==> flow/design.v <==
module alu#(
  parameter WIDTH = 16
) (
  input [WIDTH-1:0] a,
  input [WIDTH-1:0] b,
  input cond,
  input [5:0] sel,
  output [WIDTH-1:0] out
);
assign out = alu(a, b, cond, sel);
function [WIDTH-1:0] alu(
  input [WIDTH-1:0] a,
  input [WIDTH-1:0] b,
  input cond,
  input [5:0] sel);
begin
  logic [WIDTH-1:0] add;
  logic [WIDTH:0] sub;
  logic of;
  logic zf;
  logic sf;  
  logic lt;  
  logic cf;  
  logic signed [WIDTH-1:0] sb;
  add = b + a;
  sub = b - a;
  of = is_overflow(a[15], b[15], sub[15]);
  zf = sub == {WIDTH{1'b0}};
  sf = sub[15];
  lt = sf ^ of;
  cf = sub[16];
  sb = b;
  casex (sel)
    6'b0000xx: alu = a + sel[1:0];
    6'b000100: alu = ~a;
    6'b0001x1: alu = a ^ 16'h8000;
    6'b000110: alu = a | (a[7] ? 16'hff00 : 16'd0);
    6'b001xxx: alu = b;
    6'b010000: alu = b & a;
    6'b010001: alu = b | a;
    6'b01001x: alu = b ^ a;
    6'b010100: alu = b >> a;
    6'b010101: alu = sb >>> a;
    6'b010110: alu = b << a;
    6'b100000: alu = add;
    6'b100001: alu = sub;
    6'b100010: alu = b * a;
    6'b101000: alu = {{WIDTH-1{1'b0}}, zf};
    6'b101001: alu = {{WIDTH-1{1'b0}}, ~zf};
    6'b101010: alu = lt;
    6'b101011: alu = lt | zf;
    6'b101100: alu = cf;
    6'b101101: alu = cf | zf;
    6'b11xxx0: alu = cond ? a : add;
    6'b11xxx1: alu = cond ? add : a;
    default:   alu = {WIDTH{1'b0}};
  endcase
end
endfunction
function is_overflow(input a, input b, input b_sub_a);
begin
  is_overflow = (b & ~a & ~b_sub_a) | (~b & a & b_sub_a);
end
endfunction
endmodule
module stack#(
  parameter WIDTH = 16,
  parameter DEPTH = 16
) (
  input rst,
  input clk,
  input pop,
  input push,
  input load,
  input [WIDTH-1:0] data_in,
  output [WIDTH-1:0] data0,
  output [WIDTH-1:0] data1
);
logic [WIDTH-1:0] data[0:DEPTH-1];
assign data0 = data[0];
assign data1 = data[1];
integer i;
always @(posedge clk, posedge rst) begin
  if (rst)
    for (i = 0; i < DEPTH; i = i+1) data[i] <= {WIDTH{1'b0}};
  else begin
    if (load)
      data[0] <= data_in;
    else if (pop)
      data[0] <= data[1];
    else if (push)
      data[0] <= {WIDTH{1'b0}};
    if (pop) begin
      for (i = 1; i < DEPTH-1; i = i+1) data[i] <= data[i + 1];
      data[DEPTH-1] <= {WIDTH{1'b0}};
    end
    else if (push) begin
      for (i = 1; i < DEPTH; i = i+1) data[i] <= data[i - 1];
    end
  end
end
endmodule
module signalizer(
  input rst,
  input clk,
  output phase_decode,
  output phase_exec,
  output phase_rdmem,
  output phase_fetch
);
logic reg1, reg2;
assign phase_decode = ~reg1 & ~reg2;
assign phase_exec   =  reg1 & ~reg2;
assign phase_rdmem  =  reg1 &  reg2;
assign phase_fetch  = ~reg1 &  reg2;
always @(posedge clk, posedge rst) begin
  if (rst) begin
    reg1 <= 1'b1;
    reg2 <= 1'b1;
  end else begin
    reg1 <= ~reg2;
    reg2 <= reg1;
  end
end
endmodule
module decoder(
  input [17:0] insn,
  output sign,
  output [15:0] imm_mask,
  output [2:0] src_a,
  output [1:0] src_b,
  output [5:0] alu_sel,
  output wr_stk1,
  output pop,
  output push,
  output load_stk,
  output load_fp,
  output load_gp,
  output load_ip,
  output load_isr,
  output cpop,
  output cpush,
  output byt,
  output dmem_ren,
  output dmem_wen,
  output set_ien, clear_ien,
  output call,
  output pmem_wenh, pmem_wenl
);
assign imm_mask = calc_imm_mask(insn[17:14]);
assign {sign, src_a, src_b, alu_sel,
  load_stk, load_fp, load_gp, load_ip, load_isr,
  push, pop, cpush, cpop,
  wr_stk1, byt, dmem_ren, dmem_wen,
  set_ien, clear_ien, call, pmem_wenh, pmem_wenl} = decode(insn);
function [29:0] decode(input [17:0] insn);
  logic sign;
  logic [2:0] src_a;
  logic [1:0] pp;
  logic [4:0] load;
  sign = insn[11];
  src_a = {1'b0, insn[13:12]};
  pp = insn[7:6];
  load = src_a === 3'h3;
  decode = 30'd0;
  casex (insn)
    18'b11_xxxx_xxxx_xxxx_xxxx:  
      decode = {1'b0, 3'h0, 2'h1,  6'h0f,     18'b10000_1000_0000_00_000};
    18'b00_00xx_xxxx_xxxx_xxxx:  
      decode = {sign, 3'h3,   2'h1,  6'h20,   18'b00010_0010_0000_00_100};
    18'b00_0100_xxxx_xxxx_xxxx:  
      decode = {sign, 3'h3,   2'h1,  6'h20,   18'b00010_0000_0000_00_000};
    18'b00_0101_xxxx_xxxx_xxxx:  
      decode = {sign, src_a, 2'h1,  6'h20,   18'b01000_0000_0000_00_000};
    18'b00_0110_xxxx_xxxx_xxxx:  
      decode = {sign, 3'h3,   2'h1,  6'h30,  18'b00010_0100_0000_00_000};
    18'b00_1000_xxxx_xxxx_xxxx:  
      decode = {1'b0, src_a, 2'h1,  6'h0f,     18'b10000_1000_0110_00_000};
    18'b00_10xx_xxxx_xxxx_xxxx:  
      decode = {1'b0, src_a, 2'h1,  6'h20,   18'b10000_1000_0110_00_000};
    18'b00_1100_xxxx_xxxx_xxxx:  
      decode = {1'b0, src_a, 2'h1,  6'h0f,     18'b00000_0100_0101_00_000};
    18'b00_11xx_xxxx_xxxx_xxxx:  
      decode = {1'b0, src_a, 2'h1,  6'h20,   18'b00000_0100_0101_00_000};
    18'b01_0000_xxxx_xxxx_xxx0:  
      decode = {1'b0, src_a, 2'h1,  6'h0f,     18'b10000_1000_0010_00_000};
    18'b01_00xx_xxxx_xxxx_xxx0:  
      decode = {1'b0, src_a, 2'h1,  6'h20,   18'b10000_1000_0010_00_000};
    18'b01_0000_xxxx_xxxx_xxx1:  
      decode = {1'b0, src_a, 2'h1,  6'h0f,     18'b00000_0100_0001_00_000};
    18'b01_00xx_xxxx_xxxx_xxx1:  
      decode = {1'b0, src_a, 2'h1,  6'h20,   18'b00000_0100_0001_00_000};
    18'b01_01xx_xxxx_xxxx_xxxx:  
      decode = {1'b0, src_a, 2'h1,  6'h20,   18'b10000_1000_0000_00_000};
    18'b01_11xx_0xxx_xxxx_xxxx:  
      decode = {1'b0, 3'h0, 2'h0, insn[5:0],  18'b10000_0000_0000_00_000 | (pp << 11)};
    18'b01_11xx_1xxx_xx00_0x00:  
      decode = {1'b0, 3'h4, 2'h1,  6'h00,     18'b00010_0001_0000_00_000};
    18'b01_11xx_1xxx_xx00_0x01:  
      decode = {1'b0, 3'h0, 2'h1,  6'h00,     18'b00010_0110_0000_00_100};
    18'b01_11xx_1xxx_xx00_0x10:  
      decode = {1'b0, 3'h4, 2'h1,  6'h00,     18'b01000_0001_0000_00_000};
    18'b01_11xx_1xxx_xx00_0x11:  
      decode = {1'b0, 3'h1,   2'h1,  6'h00,     18'b00000_0010_0000_00_000};
    18'b01_11xx_1xxx_xx00_10x0:  
      decode = {1'b0, 3'h0, 2'h1,  6'h00,     18'b10000_0000_0010_00_000};
    18'b01_11xx_1xxx_xx00_1100:  
      decode = {1'b0, 3'h0, 2'h1,  6'h00,     18'b10000_0100_1001_00_000};
    18'b01_11xx_1xxx_xx00_1110:  
      decode = {1'b0, 3'h0, 2'h1,  6'h00,     18'b00000_0100_1001_00_000};
    18'b01_11xx_1xxx_xx00_10x1:  
      decode = {1'b0, 3'h0, 2'h1,  6'h00,     18'b10000_0000_0110_00_000};
    18'b01_11xx_1xxx_xx00_1101:  
      decode = {1'b0, 3'h0, 2'h1,  6'h00,     18'b10000_0100_1101_00_000};
    18'b01_11xx_1xxx_xx00_1111:  
      decode = {1'b0, 3'h0, 2'h1,  6'h00,     18'b00000_0100_1101_00_000};
    18'b01_11xx_1xxx_xxx1_xx0x:  
      decode = {1'b0, 3'h3,   2'h2,  6'h0f,     18'b00010_0010_0000_00_000};
    18'b01_11xx_1xxx_xxx1_xx1x:  
      decode = {1'b0, 3'h4, 2'h1,  6'h00,     18'b00010_0001_0000_10_000};
    18'b01_11xx_1xxx_xx1x_x000:  
      decode = {1'b0, 3'h0, 2'h1,  6'h00,     18'b01000_0100_0000_00_000};
    18'b01_11xx_1xxx_xx1x_x001:  
      decode = {1'b0, 3'h0, 2'h1,  6'h00,     18'b00100_0100_0000_00_000};
    18'b01_11xx_1xxx_xx1x_x010:  
      decode = {1'b0, 3'h0, 2'h1,  6'h00,     18'b00001_0100_0000_00_000};
    18'b01_11xx_1xxx_xx1x_x100:  
      decode = {1'b0, 3'h0, 2'h1,  6'h00,     18'b10000_0100_1000_00_010};
    18'b01_11xx_1xxx_xx1x_x101:  
      decode = {1'b0, 3'h0, 2'h1,  6'h00,     18'b10000_0100_1000_00_001};
  endcase
endfunction
function [15:0] calc_imm_mask(input [3:0] op);
begin
  casex (op)
    4'b11xx: calc_imm_mask = 16'hffff;  
    4'b0000: calc_imm_mask = 16'h3fff;  
    4'b0100: calc_imm_mask = 16'h0ffe;  
    default: calc_imm_mask = 16'h0fff;  
  endcase
end
endfunction
endmodule
module signals(
  input rst,
  input clk,
  input irq,
  input [17:0] insn,
  output sign,
  output [15:0] imm_mask,
  output [2:0] src_a_sel,
  output [1:0] src_b_sel,
  output [5:0] alu_sel,
  output wr_stk1,
  output pop,
  output push,
  output load_stk,
  output load_fp,
  output load_gp,
  output load_ip,
  output load_insn,
  output load_isr,
  output cpop,
  output cpush,
  output byt,
  output dmem_ren,
  output dmem_wen,
  output set_ien, clear_ien,
  output [1:0] phase,
  output pmem_wenh, pmem_wenl
);
logic src_a_fp, src_a_gp, src_a_ip, src_a_cstk;
assign src_a_sel = src_a_fp ? 3'h1
                   : src_a_gp ? 3'h2
                   : src_a_ip ? 3'h3
                   : src_a_cstk ? 3'h4
                   : 3'h0;
assign src_a_fp = phase_half & (insn_src_a === 3'h1) & ~irq_pend;
assign src_a_gp = phase_half & (insn_src_a === 3'h2) & ~irq_pend;
assign src_a_ip = ~phase_half | (insn_src_a === 3'h3) | irq_pend | (insn_call & phase_decode);
assign src_a_cstk = phase_half & (insn_src_a === 3'h4) & ~irq_pend;
assign src_b_sel = irq_pend ? 2'h2 : insn_src_b;
assign alu_sel = phase_exec ? (irq_pend ? 6'h0f : insn_alu_sel) : phase_fetch ? 6'h01 : 6'h00;
assign pop = (insn_pop & ~irq_pend) & phase_exec;
assign push = (insn_push & ~irq_pend) & (insn_dmem_ren ? phase_rdmem : phase_exec);
assign load_stk = (insn_stk & ~irq_pend) & (insn_dmem_ren ? phase_rdmem : phase_exec);
assign load_fp = (insn_fp & ~irq_pend) & phase_exec;
assign load_gp = (insn_gp & ~irq_pend) & phase_exec;
assign load_ip = reload_ip | (phase_fetch & ~irq  );
assign load_insn = phase_fetch;
assign load_isr = (insn_isr & ~irq_pend) & phase_exec;
assign cpop = (insn_cpop & ~irq_pend) & phase_exec;
assign cpush = (insn_cpush | irq_pend) & phase_decode;
assign byt = (insn_byt & ~irq_pend);
assign dmem_ren = phase_rdmem & insn_dmem_ren;
assign dmem_wen = (insn_dmem_wen & ~irq_pend) & phase_exec;
assign set_ien = (insn_set_ien & ~irq_pend) & phase_exec;
assign clear_ien = (insn_clear_ien | irq_pend) & phase_exec;
assign phase = phase_decode ? 2'd0
             : phase_exec ? 2'd1
             : phase_rdmem ? 2'd2 : 2'd3;
assign pmem_wenh = (insn_pmem_wenh & ~irq_pend) & phase_exec;
assign pmem_wenl = (insn_pmem_wenl & ~irq_pend) & phase_exec;
logic phase_decode, phase_exec, phase_rdmem, phase_fetch, irq_pend;
signalizer signalizer(.*);
logic [2:0] insn_src_a;
logic [1:0] insn_src_b;
logic [5:0] insn_alu_sel;
logic insn_pop, insn_push, insn_stk, insn_fp, insn_gp, insn_ip, insn_isr,
  insn_cpop, insn_cpush, insn_byt, insn_dmem_ren, insn_dmem_wen,
  insn_set_ien, insn_clear_ien, insn_call, insn_pmem_wenh, insn_pmem_wenl;
decoder decoder(
  .insn(insn),
  .sign(sign),
  .imm_mask(imm_mask),
  .src_a(insn_src_a),
  .src_b(insn_src_b),
  .alu_sel(insn_alu_sel),
  .wr_stk1(wr_stk1),
  .pop(insn_pop),
  .push(insn_push),
  .load_stk(insn_stk),
  .load_fp(insn_fp),
  .load_gp(insn_gp),
  .load_ip(insn_ip),
  .load_isr(insn_isr),
  .cpop(insn_cpop),
  .cpush(insn_cpush),
  .byt(insn_byt),
  .dmem_ren(insn_dmem_ren),
  .dmem_wen(insn_dmem_wen),
  .set_ien(insn_set_ien),
  .clear_ien(insn_clear_ien),
  .call(insn_call),
  .pmem_wenh(insn_pmem_wenh),
  .pmem_wenl(insn_pmem_wenl)
);
logic reload_ip;
assign reload_ip = (insn_ip | irq_pend) & phase_exec;
logic phase_half;
assign phase_half = phase_decode | phase_exec;
always @(posedge rst, posedge clk) begin
  if (rst)
    irq_pend <= 1'b0;
  else if (phase_fetch)
    irq_pend <= irq;
end
endmodule
module cpu#(
  parameter CLOCK_HZ = 27_000_000
) (
  input  rst,
  input  clk,
  input  irq,
  output dmem_ren,  
  output dmem_wen,  
  output dmem_byt,  
  output [14-1:0] dmem_addr,
  input  [15:0] dmem_rdata,  
  output [15:0] dmem_wdata,  
  output pmem_wenh, pmem_wenl,
  output [14-1:0] pmem_addr,
  input  [17:0] pmem_rdata,  
  output [17:0] pmem_wdata   
);
logic sign, wr_stk1, pop, push,
  load_stk, load_fp, load_gp, load_ip, load_isr, cpop, cpush,
  irq_masked, ien, set_ien, clear_ien, load_insn;
logic [2:0] src_a_sel;
logic [1:0] src_b_sel;
logic [1:0] phase;
logic [5:0] alu_sel;
logic [15:0] stack0, stack1, stack_in, cstack0,
             alu_out, src_a, src_b, imm_mask, dmem_wdata_raw;
logic [15:0] fp, gp, ip, isr;
logic [14-1:0] dmem_addr_d;
logic [17:0] insn;
assign src_a = src_a_sel === 3'h1   ? fp
             : src_a_sel === 3'h2   ? gp
             : src_a_sel === 3'h3   ? ip
             : src_a_sel === 3'h4 ? cstack0
             : stack0;
assign src_b = src_b_sel === 2'd0 ? stack1
               : src_b_sel === 2'd1 ? mask_imm(insn[15:0], imm_mask, sign)
               : isr;
assign stack_in = dmem_ren ? byte_format(dmem_rdata, dmem_byt, dmem_addr_d[0]) : alu_out;
assign dmem_addr = alu_out[14-1:0];
assign dmem_wdata_raw = wr_stk1 ? stack1 : stack0;
assign dmem_wdata = dmem_addr[0] ? {dmem_wdata_raw[7:0], 8'd0} : dmem_wdata_raw;
assign pmem_addr = alu_out[14-1:0];
assign pmem_wdata = {dmem_wdata_raw[1:0], dmem_wdata_raw};
assign irq_masked = ien & irq;
alu alu(
  .a(src_a),
  .b(src_b),
  .cond(stack0[0]),
  .sel(alu_sel),
  .out(alu_out)
);
stack stack(
  .rst(rst),
  .clk(clk),
  .pop(pop),
  .push(push),
  .load(load_stk),
  .data_in(stack_in),
  .data0(stack0),
  .data1(stack1)
);
stack cstack(
  .rst(rst),
  .clk(clk),
  .pop(cpop),
  .push(cpush),
  .load(cpush),
  .data_in(alu_out),
  .data0(cstack0)
);
signals signals(
  .rst(rst),
  .clk(clk),
  .irq(irq_masked),
  .insn(insn),
  .sign(sign),
  .imm_mask(imm_mask),
  .src_a_sel(src_a_sel),
  .src_b_sel(src_b_sel),
  .alu_sel(alu_sel),
  .wr_stk1(wr_stk1),
  .pop(pop),
  .push(push),
  .load_stk(load_stk),
  .load_fp(load_fp),
  .load_gp(load_gp),
  .load_ip(load_ip),
  .load_insn(load_insn),
  .load_isr(load_isr),
  .cpop(cpop),
  .cpush(cpush),
  .byt(dmem_byt),
  .dmem_ren(dmem_ren),
  .dmem_wen(dmem_wen),
  .set_ien(set_ien),
  .clear_ien(clear_ien),
  .phase(phase),
  .pmem_wenh(pmem_wenh),
  .pmem_wenl(pmem_wenl)
);
always @(posedge clk, posedge rst) begin
  if (rst)
    fp <= 16'h4000;
  else if (load_fp)
    fp <= alu_out;
end
always @(posedge clk, posedge rst) begin
  if (rst)
    gp <= 16'h0100;
  else if (load_gp)
    gp <= alu_out;
end
always @(posedge clk, posedge rst) begin
  if (rst)
    ip <= 16'h0;
  else if (load_ip)
    ip <= alu_out;
end
always @(posedge clk, posedge rst) begin
  if (rst)
    isr <= 16'd0;
  else if (load_isr)
    isr <= alu_out;
end
always @(posedge clk, posedge rst) begin
  if (rst)
    insn <= 18'd0;
  else if (load_insn)
    insn <= pmem_rdata;
end
always @(posedge clk, posedge rst) begin
  if (rst)
    dmem_addr_d <= 14'd0;
  else
    dmem_addr_d <= dmem_addr;
end
always @(posedge clk, posedge rst) begin
  if (rst)
    ien <= 1'b1;
  else if (set_ien)
    ien <= 1'b1;
  else if (clear_ien)
    ien <= 1'b0;
end
function [15:0] byte_format(input [15:0] val16, input dmem_byt, input addr1);
begin
  if (~dmem_byt)
    byte_format = val16;
  else begin
    if (addr1)
      byte_format = val16 >> 8;
    else
      byte_format = val16 & 16'h00ff;
  end
end
endfunction
function [15:0] mask_imm(input [15:0] imm16, input [15:0] imm_mask, input sign);
begin
  logic [5:0] sign_bits;
  logic [15:0] masked;
  sign_bits = 6'b111111 ^ imm_mask[15:10];
  masked = imm16 & imm_mask;
  mask_imm = sign ? (masked | (sign_bits << 10)) : masked;
end
endfunction
endmodule
-- Tool chain data of cpu
Tool output for the design above before and after an edit, in the order of the flow.
"before" refers to lines of the RTL above, "after" to lines of the edited file.
"difference": "after" minus "before" as printed here. "relative change": 100 x difference / "before".
Operators carry their Yosys type and port widths (W data, S select, Z words).
Cell names lack the library's common part.
Not given: n/a
- top module: cpu
- clock port: clk
- standard-cell library: sky130hd
- timing corner: tt_025C_1v80

-- The edit
The edit as a unified diff against the file above.
The edited RTL no longer does the same as the RTL above: the edit was made by script, with no optimisation intended.
begin of diff
@@ -32,5 +32,5 @@
   sb = b;
   casex (sel)
-    6'b0000xx: alu = a + sel[1:0];
+    6'b0000xx: alu = a - sel[1:0];
     6'b000100: alu = ~a;
     6'b0001x1: alu = a ^ 16'h8000;
end of diff

-- After elaboration
Counts by Yosys on the flattened word-level netlist (proc, flatten, opt, wreduce). Print and check cells are left out. Cells with the same type and inputs are merged into one.
- word-level totals (item ; before ; after ; difference ; relative change (%)):
    output and inout bits ; 67 ; 67 ; 0 ; 0.00
    elaborated cells ; 291 ; 291 ; 0 ; 0.00
    input port bits ; 37 ; 37 ; 0 ; 0.00
    register bits ; 599 ; 599 ; 0 ; 0.00
- cells by class (item ; before ; after ; difference ; relative change (%)):
    add/subtract/negate cells ; 3 ; 3 ; 0 ; 0.00
    shifts and indexed selects ; 3 ; 3 ; 0 ; 0.00
    reductions and logical operators ; 7 ; 7 ; 0 ; 0.00
    mux-type cells ; 99 ; 99 ; 0 ; 0.00
    bitwise gates (word level) ; 73 ; 73 ; 0 ; 0.00
    multiply operators ; 1 ; 1 ; 0 ; 0.00
    equality and inequality tests ; 63 ; 63 ; 0 ; 0.00
- operator list (kind ; before ; after ; difference ; relative change (%)):
    $add A16 B2 Y16 ; 1 ; 0 ; -1 ; -100.00
    $sub A16 B2 Y16 ; 0 ; 1 ; +1 ; n/a
    $mux W16 ; 79 ; 79 ; 0 ; 0.00
    $and A1 B1 Y1 ; 44 ; 44 ; 0 ; 0.00
    $or A1 B1 Y1 ; 11 ; 11 ; 0 ; 0.00
    $eq A6 B6 Y1 const B ; 9 ; 9 ; 0 ; 0.00
    $not A1 Y1 ; 9 ; 9 ; 0 ; 0.00
    $eq A10 B9 Y1 const B ; 6 ; 6 ; 0 ; 0.00
    $eq A6 B3 Y1 const B ; 5 ; 5 ; 0 ; 0.00
    $eq A6 B5 Y1 const B ; 5 ; 5 ; 0 ; 0.00
    $eq A9 B8 Y1 const B ; 5 ; 5 ; 0 ; 0.00
    $eq A11 B10 Y1 const B ; 4 ; 4 ; 0 ; 0.00
    $eq A5 B4 Y1 const B ; 4 ; 4 ; 0 ; 0.00
    $eq A7 B6 Y1 const B ; 4 ; 4 ; 0 ; 0.00
    $eqx A3 B2 Y1 const B ; 4 ; 4 ; 0 ; 0.00
    $mux W1 ; 4 ; 4 ; 0 ; 0.00
    $mux W3 ; 4 ; 4 ; 0 ; 0.00
    $or A16 B16 Y16 ; 3 ; 3 ; 0 ; 0.00
    $pmux W29 S2 ; 3 ; 3 ; 0 ; 0.00
    $reduce_bool A2 Y1 ; 3 ; 3 ; 0 ; 0.00
    $and A16 B16 Y16 ; 2 ; 2 ; 0 ; 0.00
    $eq A3 B3 Y1 const B ; 2 ; 2 ; 0 ; 0.00
    $eq A4 B2 Y1 const B ; 2 ; 2 ; 0 ; 0.00
    $eq A4 B3 Y1 const B ; 2 ; 2 ; 0 ; 0.00
    $eq A6 B4 Y1 const B ; 2 ; 2 ; 0 ; 0.00
    $eqx A2 B1 Y1 const B ; 2 ; 2 ; 0 ; 0.00
    $eqx A3 B1 Y1 const B ; 2 ; 2 ; 0 ; 0.00
    $eqx A3 B3 Y1 const B ; 2 ; 2 ; 0 ; 0.00
The list need not be complete.

-- Logic depth
Longest topological path by Yosys (ltp), each cell counted once; first at word level (registers and memories cut), then after technology mapping (sequential cells cut; the memories' decode and read muxes count).
- logic depth (item ; before ; after ; difference ; relative change (%)):
    depth in word-level cells ; 28 ; 28 ; 0 ; 0.00
    ABC_AREA ; 0 ; 0 ; n/a ; n/a
    gate-level depth with buffers ; 39 ; 41 ; +2 ; +5.13
    gate-level depth less buffers ; 32 ; 32 ; 0 ; 0.00

-- Mapped cells and area
Yosys stat after the flow's synthesis: flattened, memories mapped to cells. It holds for the ABC_AREA given above (unset counts as 0); a run with the other value may have another netlist.
- cell types (type ; before ; after ; difference ; relative change (%)):
    nand2_1 ; 1001 ; 1052 ; +51 ; +5.09
    nor2_1 ; 444 ; 415 ; -29 ; -6.53
    nand3_1 ; 60 ; 38 ; -22 ; -36.67
    mux2i_1 ; 282 ; 302 ; +20 ; +7.09
    a31oi_1 ; 255 ; 240 ; -15 ; -5.88
    inv_1 ; 175 ; 190 ; +15 ; +8.57
    a21oi_1 ; 151 ; 166 ; +15 ; +9.93
    o211ai_1 ; 21 ; 36 ; +15 ; +71.43
    o2111ai_1 ; 15 ; 5 ; -10 ; -66.67
    mux2_2 ; 51 ; 42 ; -9 ; -17.65
    o22ai_1 ; 18 ; 9 ; -9 ; -50.00
    a211oi_1 ; 32 ; 24 ; -8 ; -25.00
    buf_4 ; 40 ; 33 ; -7 ; -17.50
    buf_2 ; 29 ; 36 ; +7 ; +24.14
    mux2_1 ; 0 ; 7 ; +7 ; n/a
    a21o_1 ; 26 ; 32 ; +6 ; +23.08
    and2_1 ; 12 ; 6 ; -6 ; -50.00
    nand2_2 ; 6 ; 0 ; -6 ; -100.00
The list need not be complete.
- synthesis totals (item ; before ; after ; difference ; relative change (%)):
    flip-flop cells ; 599 ; 599 ; 0 ; 0.00
    sequential part of the area (um2) ; 14995.6 ; 14995.6 ; 0.0 ; 0.00
    synthesis area (um2) ; 38298.0 ; 37972.7 ; -325.3 ; -0.85
    mapped cells ; 4531 ; 4522 ; -9 ; -0.20
    buffer cells ; 358 ; 357 ; -1 ; -0.28
By module: a second synthesis without flattening, with its own total; a netlist apart from the flattened one above.
- unflattened totals (item ; before ; after ; difference ; relative change (%)):
    cell total of the unflattened synthesis ; 4184 ; 4211 ; +27 ; +0.65
    area total of the unflattened synthesis (um2) ; 39452.8 ; 39608.0 ; +155.2 ; +0.39
Rows give one instance, submodules left out.
- by module, before (module ; area (um2) ; seq. area (um2) ; times used ; cells):
    stack ; 11905.2 ; 6406.1 ; 2 ; 1112
    alu ; 8916.1 ; 0.0 ; 1 ; 1247
    cpu ; 5519.0 ; 2105.8 ; 1 ; 524
    decoder ; 783.3 ; 0.0 ; 1 ; 130
    signals ; 337.8 ; 25.0 ; 1 ; 51
    signalizer ; 86.3 ; 52.6 ; 1 ; 8
- by module, after (module ; area (um2) ; seq. area (um2) ; times used ; cells):
    stack ; 11905.2 ; 6406.1 ; 2 ; 1112
    alu ; 9071.2 ; 0.0 ; 1 ; 1274
    cpu ; 5519.0 ; 2105.8 ; 1 ; 524
    decoder ; 783.3 ; 0.0 ; 1 ; 130
    signals ; 337.8 ; 25.0 ; 1 ; 51
    signalizer ; 86.3 ; 52.6 ; 1 ; 8

-- Worst setup path after synthesis
Source: OpenSTA report_checks on the synthesized netlist (no wires, ideal clock, input and output delay 20% of the period each), path of least setup slack; recovery checks are left aside. Register names are those of the netlist, which keeps one name where synthesis merged equal registers.
- timing path post-synthesis (item ; before ; after ; difference ; relative change (%)):
    kind ; register -> output ; register -> output ; n/a ; n/a
    start ; reg insn[15] ; reg insn[3] ; n/a ; n/a
    end ; out dmem_addr[9] ; out dmem_addr[12] ; n/a ; n/a
    arrival (ns) ; 8.051 ; 8.295 ; +0.244 ; +3.03
    path slack (ns) ; 1.149 ; 0.905 ; -0.244 ; n/a
    delay of the path (ns) ; 8.051 ; 8.295 ; +0.244 ; +3.03
    data required time (ns) ; 9.200 ; 9.200 ; 0.000 ; 0.00
    launch time at the first pin (ns) ; 0.000 ; 0.000 ; 0.000 ; n/a
    driving pins on the path ; 38 ; 36 ; -2 ; -5.26
    path buffers ; 7 ; 8 ; +1 ; +14.29
    external output delay (ns) ; 2.300 ; 2.300 ; 0.000 ; 0.00
    period (ns) ; 11.5 ; 11.5 ; 0.0 ; 0.00
    synthesis period reached (ns) ; 10.351 ; 10.595 ; +0.244 ; +2.36
"delay of the path" = arrival - input delay + setup time.
A path that ends at an output port has no setup time.
"driving pins on the path" counts driving pins, that of a launching flip-flop among them; a cell with two outputs on the path counts twice.
"synthesis period reached" = period - worst setup slack (recovery checks aside). The figure is calculated, with input and output delays left at 20% of the set period.
Between the ends stands the longest chain of elaborated cells between them, by number of cells; it is not shown to be the way that was timed. Of several equally long chains one is given.
A line is the first line of the expression or statement that the cell stems from. Yosys adds cells for indexed reads and writes and turns some case tables into memories.
On the way, post-synthesis, before:
- path through: dfrtp_1 -> buf_6 -> nor3b_1 -> a32o_1 -> o2bb2ai_1 -> nand4_2 -> o32ai_1 -> a31oi_4 -> inv_2 -> buf_2 -> buf_2 -> buf_2 -> buf_2 -> buf_2 -> nor2_1 -> fa_1 -> inv_1 -> fa_1 -> [... 2 more ...] -> inv_1 -> fa_1 -> fa_1 -> fa_1 -> inv_1 -> ha_1 -> o21ai_0 -> nand2b_1 -> xnor2_1 -> nor2_1 -> a221oi_1 -> o2111ai_1 -> a21oi_1 -> a21bo_2 -> a211oi_1 -> and2_1 -> inv_1 -> buf_4
- length of the longest elaborated chain: 21
- elaborated cells on any way between the ends: 114
- those cells by class: add/sub (3); mul (1); eq/ne (62); shift (3); mux (25); logic (18); reduce/logical (2)
- RTL lines, path post-synthesis, before (item ; RTL line ; source):
    start, declared ; 377 ; logic [17:0] insn;
    start, assigned ; 475 ; insn <= 18'd0;
    start, assigned ; 477 ; insn <= pmem_rdata;
    $eq A7 B6 Y1 ; 166 ; casex (insn)
    $pmux W29 S15 ; 166 ;
    $pmux W29 S2 x3 ; 166 ;
    $pmux W30 S6 ; 166 ;
    $eqx A3 B3 Y1 ; 281 ; assign src_a_cstk = phase_half & (insn_src_a === 3'h4) & ~irq_pend;
    $and A1 B1 Y1 x2 ; 281 ;
    $mux W3 ; 276 ; : src_a_cstk ? 3'h4
    [... 4 more ...] ; n/a ;
    $mux W16 ; 381 ; : src_a_sel === 3'h4 ? cstack0
    $mux W16 ; 380 ; : src_a_sel === 3'h3   ? ip
    $mux W16 ; 379 ; : src_a_sel === 3'h2   ? gp
    $mux W16 ; 378 ; assign src_a = src_a_sel === 3'h1   ? fp
    $add A16 B16 Y16 ; 25 ; add = b + a;
    $mux W16 ; 55 ; 6'b11xxx1: alu = cond ? add : a;
    $pmux W16 S22 ; 33 ; casex (sel)
    end, declared ; 358 ; output [14-1:0] dmem_addr,
Some nets on the timed path still bear RTL names; the line given drives or declares the net.
- named nets, post-synthesis, before (net ; RTL line):
    alu.out[9] ; 33
On the way, post-synthesis, after:
- path through: dfrtp_1 -> buf_4 -> or4_4 -> a2111oi_4 -> buf_6 -> mux2i_1 -> mux2i_1 -> o21a_1 -> buf_2 -> inv_2 -> buf_2 -> buf_2 -> buf_2 -> buf_2 -> nor2_1 -> fa_1 -> inv_1 -> fa_1 -> fa_1 -> fa_1 -> inv_1 -> fa_1 -> inv_1 -> fa_1 -> inv_1 -> ha_1 -> nand2_1 -> o21ai_0 -> xnor2_1 -> o211ai_1 -> a211o_1 -> a21oi_1 -> nand4_1 -> a21oi_2 -> inv_1 -> buf_4
- length of the longest elaborated chain: 21
- elaborated cells on any way between the ends: 89
- source lines of those cells: 34
- those cells by class: add/sub (3); mul (1); eq/ne (41); shift (3); mux (23); logic (17); reduce/logical (1)
- RTL lines, path post-synthesis, after (item ; RTL line ; source):
    start, declared ; 377 ; logic [17:0] insn;
    start, assigned ; 475 ; insn <= 18'd0;
    start, assigned ; 477 ; insn <= pmem_rdata;
    $eq A11 B10 Y1 ; 166 ; casex (insn)
    $pmux W29 S15 ; 166 ;
    $pmux W29 S2 x3 ; 166 ;
    $pmux W30 S6 ; 166 ;
    $eqx A3 B3 Y1 ; 281 ; assign src_a_cstk = phase_half & (insn_src_a === 3'h4) & ~irq_pend;
    $and A1 B1 Y1 x2 ; 281 ;
    $mux W3 ; 276 ; : src_a_cstk ? 3'h4
    [... 4 more ...] ; n/a ;
    $mux W16 ; 381 ; : src_a_sel === 3'h4 ? cstack0
    $mux W16 ; 380 ; : src_a_sel === 3'h3   ? ip
    $mux W16 ; 379 ; : src_a_sel === 3'h2   ? gp
    $mux W16 ; 378 ; assign src_a = src_a_sel === 3'h1   ? fp
    $add A16 B16 Y16 ; 25 ; add = b + a;
    $mux W16 ; 55 ; 6'b11xxx1: alu = cond ? add : a;
    $pmux W16 S22 ; 33 ; casex (sel)
    end, declared ; 358 ; output [14-1:0] dmem_addr,
- named nets, post-synthesis, after (net ; RTL line):
    alu.out[12] ; 33

-- Path in the finished layout
Path of least setup slack in the final report of the runs of pair 1 (OpenROAD, finished layout, wires in). Where an end is a register, its clock arrival counts in the times.
- timing path after layout (item ; before ; after ; difference ; relative change (%)):
    kind ; register -> output ; register -> output ; n/a ; n/a
    start ; reg insn[15] ; reg insn[17] ; n/a ; n/a
    end ; out pmem_addr[9] ; out pmem_addr[12] ; n/a ; n/a
    launch time at the first pin (ns) ; 0.61 ; 0.60 ; -0.01 ; -1.64
    external output delay (ns) ; 2.30 ; 2.30 ; 0.00 ; 0.00
    period (ns) ; 11.5 ; 11.5 ; 0.0 ; 0.00
    driving pins on the path ; 37 ; 31 ; -6 ; -16.22
    path buffers ; 7 ; 3 ; -4 ; -57.14
    arrival (ns) ; 8.84 ; 8.99 ; +0.15 ; +1.70
    data required time (ns) ; 9.20 ; 9.20 ; 0.00 ; 0.00
    path slack (ns) ; 0.36 ; 0.21 ; -0.15 ; n/a
Between the ends stands the longest chain of elaborated cells between them, by number of cells; it is not shown to be the way that was timed. Of several equally long chains one is given.
On the way, after layout, before:
- path through: dfrtp_4 -> buf_4 -> nor4b_4 -> buf_4 -> a21oi_1 -> nand4b_1 -> nand2_2 -> buf_4 -> or3_1 -> o311ai_4 -> buf_12 -> inv_1 -> nand3_1 -> inv_1 -> fa_1 -> inv_1 -> fa_1 -> inv_1 -> ha_1 -> inv_1 -> fa_1 -> fa_1 -> fa_1 -> inv_1 -> ha_1 -> buf_4 -> xnor2_1 -> buf_4 -> nor2_1 -> a221oi_1 -> o2111ai_1 -> a21oi_1 -> a21bo_2 -> a211oi_2 -> and2_1 -> inv_1 -> clkdlybuf4s50_1
- length of the longest elaborated chain: 21
- elaborated cells on any way between the ends: 114
- those cells by class: add/sub (3); mul (1); eq/ne (62); shift (3); mux (25); logic (18); reduce/logical (2)
- RTL lines, path after layout, before (item ; RTL line ; source):
    start, declared ; 377 ; logic [17:0] insn;
    start, assigned ; 475 ; insn <= 18'd0;
    start, assigned ; 477 ; insn <= pmem_rdata;
    $eq A7 B6 Y1 ; 166 ; casex (insn)
    $pmux W29 S15 ; 166 ;
    $pmux W29 S2 x3 ; 166 ;
    $pmux W30 S6 ; 166 ;
    $eqx A3 B3 Y1 ; 281 ; assign src_a_cstk = phase_half & (insn_src_a === 3'h4) & ~irq_pend;
    $and A1 B1 Y1 x2 ; 281 ;
    $mux W3 ; 276 ; : src_a_cstk ? 3'h4
    [... 4 more ...] ; n/a ;
    $mux W16 ; 381 ; : src_a_sel === 3'h4 ? cstack0
    $mux W16 ; 380 ; : src_a_sel === 3'h3   ? ip
    $mux W16 ; 379 ; : src_a_sel === 3'h2   ? gp
    $mux W16 ; 378 ; assign src_a = src_a_sel === 3'h1   ? fp
    $add A16 B16 Y16 ; 25 ; add = b + a;
    $mux W16 ; 55 ; 6'b11xxx1: alu = cond ? add : a;
    $pmux W16 S22 ; 33 ; casex (sel)
    end, declared ; 362 ; output [14-1:0] pmem_addr,
On the way, after layout, after:
- path through: dfrtp_2 -> and4b_1 -> buf_4 -> and3_1 -> and3_1 -> nor3_2 -> buf_12 -> mux2i_1 -> a21o_1 -> clkinv_1 -> nand2_1 -> fa_1 -> fa_1 -> fa_1 -> fa_1 -> inv_1 -> fa_1 -> inv_1 -> fa_1 -> inv_1 -> ha_2 -> nand2_1 -> o21ai_2 -> xnor2_2 -> o211ai_1 -> a211o_1 -> a21oi_1 -> nand4_1 -> a21oi_4 -> inv_1 -> clkdlybuf4s50_1
- length of the longest elaborated chain: 21
- elaborated cells on any way between the ends: 115
- those cells by class: add/sub (3); mul (1); eq/ne (63); shift (3); mux (25); logic (18); reduce/logical (2)
- RTL lines, path after layout, after (item ; RTL line ; source):
    start, declared ; 377 ; logic [17:0] insn;
    start, assigned ; 475 ; insn <= 18'd0;
    start, assigned ; 477 ; insn <= pmem_rdata;
    $eq A7 B6 Y1 ; 166 ; casex (insn)
    $pmux W29 S15 ; 166 ;
    $pmux W29 S2 x3 ; 166 ;
    $pmux W30 S6 ; 166 ;
    $eqx A3 B3 Y1 ; 281 ; assign src_a_cstk = phase_half & (insn_src_a === 3'h4) & ~irq_pend;
    $and A1 B1 Y1 x2 ; 281 ;
    $mux W3 ; 276 ; : src_a_cstk ? 3'h4
    [... 4 more ...] ; n/a ;
    $mux W16 ; 381 ; : src_a_sel === 3'h4 ? cstack0
    $mux W16 ; 380 ; : src_a_sel === 3'h3   ? ip
    $mux W16 ; 379 ; : src_a_sel === 3'h2   ? gp
    $mux W16 ; 378 ; assign src_a = src_a_sel === 3'h1   ? fp
    $add A16 B16 Y16 ; 25 ; add = b + a;
    $mux W16 ; 55 ; 6'b11xxx1: alu = cond ? add : a;
    $pmux W16 S22 ; 33 ; casex (sel)
    end, declared ; 362 ; output [14-1:0] pmem_addr,

-- Measured runs
Both versions went through the flow (Yosys, OpenROAD) with the same settings in each pair. Constraints: input delay and output delay 20% of the set period each, output load 0.01 pF.
Settings, pair 1:
- noted CORE_UTILIZATION: 40
- noted period_ns: 11.5
- noted CAP_MARGIN: 20
- CORE_MARGIN at 2
- noted SLEW_MARGIN: 20
- final reports, pair 1 (item ; before ; after ; difference ; relative change (%)):
    worst slack on setup checks (ns) ; 0.362 ; 0.205 ; -0.157 ; n/a
    total power of the final layout (mW) ; 14.485 ; 11.788 ; -2.697 ; -18.62
    standard-cell area after layout (um2) ; 43965.9 ; 43111.3 ; -854.6 ; -1.94
    full die area (um2) ; 98235.2 ; 97412.7 ; -822.5 ; -0.84
    netlist area reported by Yosys (um2) ; 38298.0 ; 37972.7 ; -325.3 ; -0.85
    post-route worst hold slack (ns) ; 0.420 ; 0.483 ; +0.063 ; n/a
    post-route utilization ; 0.463 ; 0.456 ; -0.007 ; n/a
    achieved period (ns) ; 11.138 ; 11.295 ; +0.157 ; +1.41
Settings, pair 2:
- noted CAP_MARGIN: 10
- noted CELL_PAD_IN_SITES_DETAIL_PLACEMENT: 2
- noted CORE_ASPECT_RATIO: 1.0
- CORE_MARGIN at 8
- noted CORE_UTILIZATION: 41
- GPL_ROUTABILITY_DRIVEN at 0
- MAX_ROUTING_LAYER: met4
- PLACE_DENSITY_LB_ADDON: 0.09
- TNS_END_PERCENT at 80
- noted period_ns: 17.4
- noted SLEW_MARGIN: 20
- final reports, pair 2 (item ; before ; after ; difference ; relative change (%)):
    worst slack on setup checks (ns) ; 2.570 ; 2.432 ; -0.138 ; n/a
    total power of the final layout (mW) ; 9.373 ; 7.825 ; -1.548 ; -16.52
    standard-cell area after layout (um2) ; 42463.2 ; 41994.0 ; -469.2 ; -1.10
    full die area (um2) ; 103446.0 ; 102611.0 ; -835.0 ; -0.81
    netlist area reported by Yosys (um2) ; 38298.0 ; 37972.7 ; -325.3 ; -0.85
    post-route worst hold slack (ns) ; 0.427 ; 0.484 ; +0.057 ; n/a
    post-route utilization ; 0.457 ; 0.458 ; +0.001 ; n/a
    achieved period (ns) ; 14.830 ; 14.968 ; +0.138 ; +0.93
By "achieved period" is meant the clock period of the run minus its worst setup slack. This is arithmetic on one report: input and output delays are still those of the set period (20% each).
"total power of the final layout" is the tool's figure for a default switching activity; nothing was simulated.
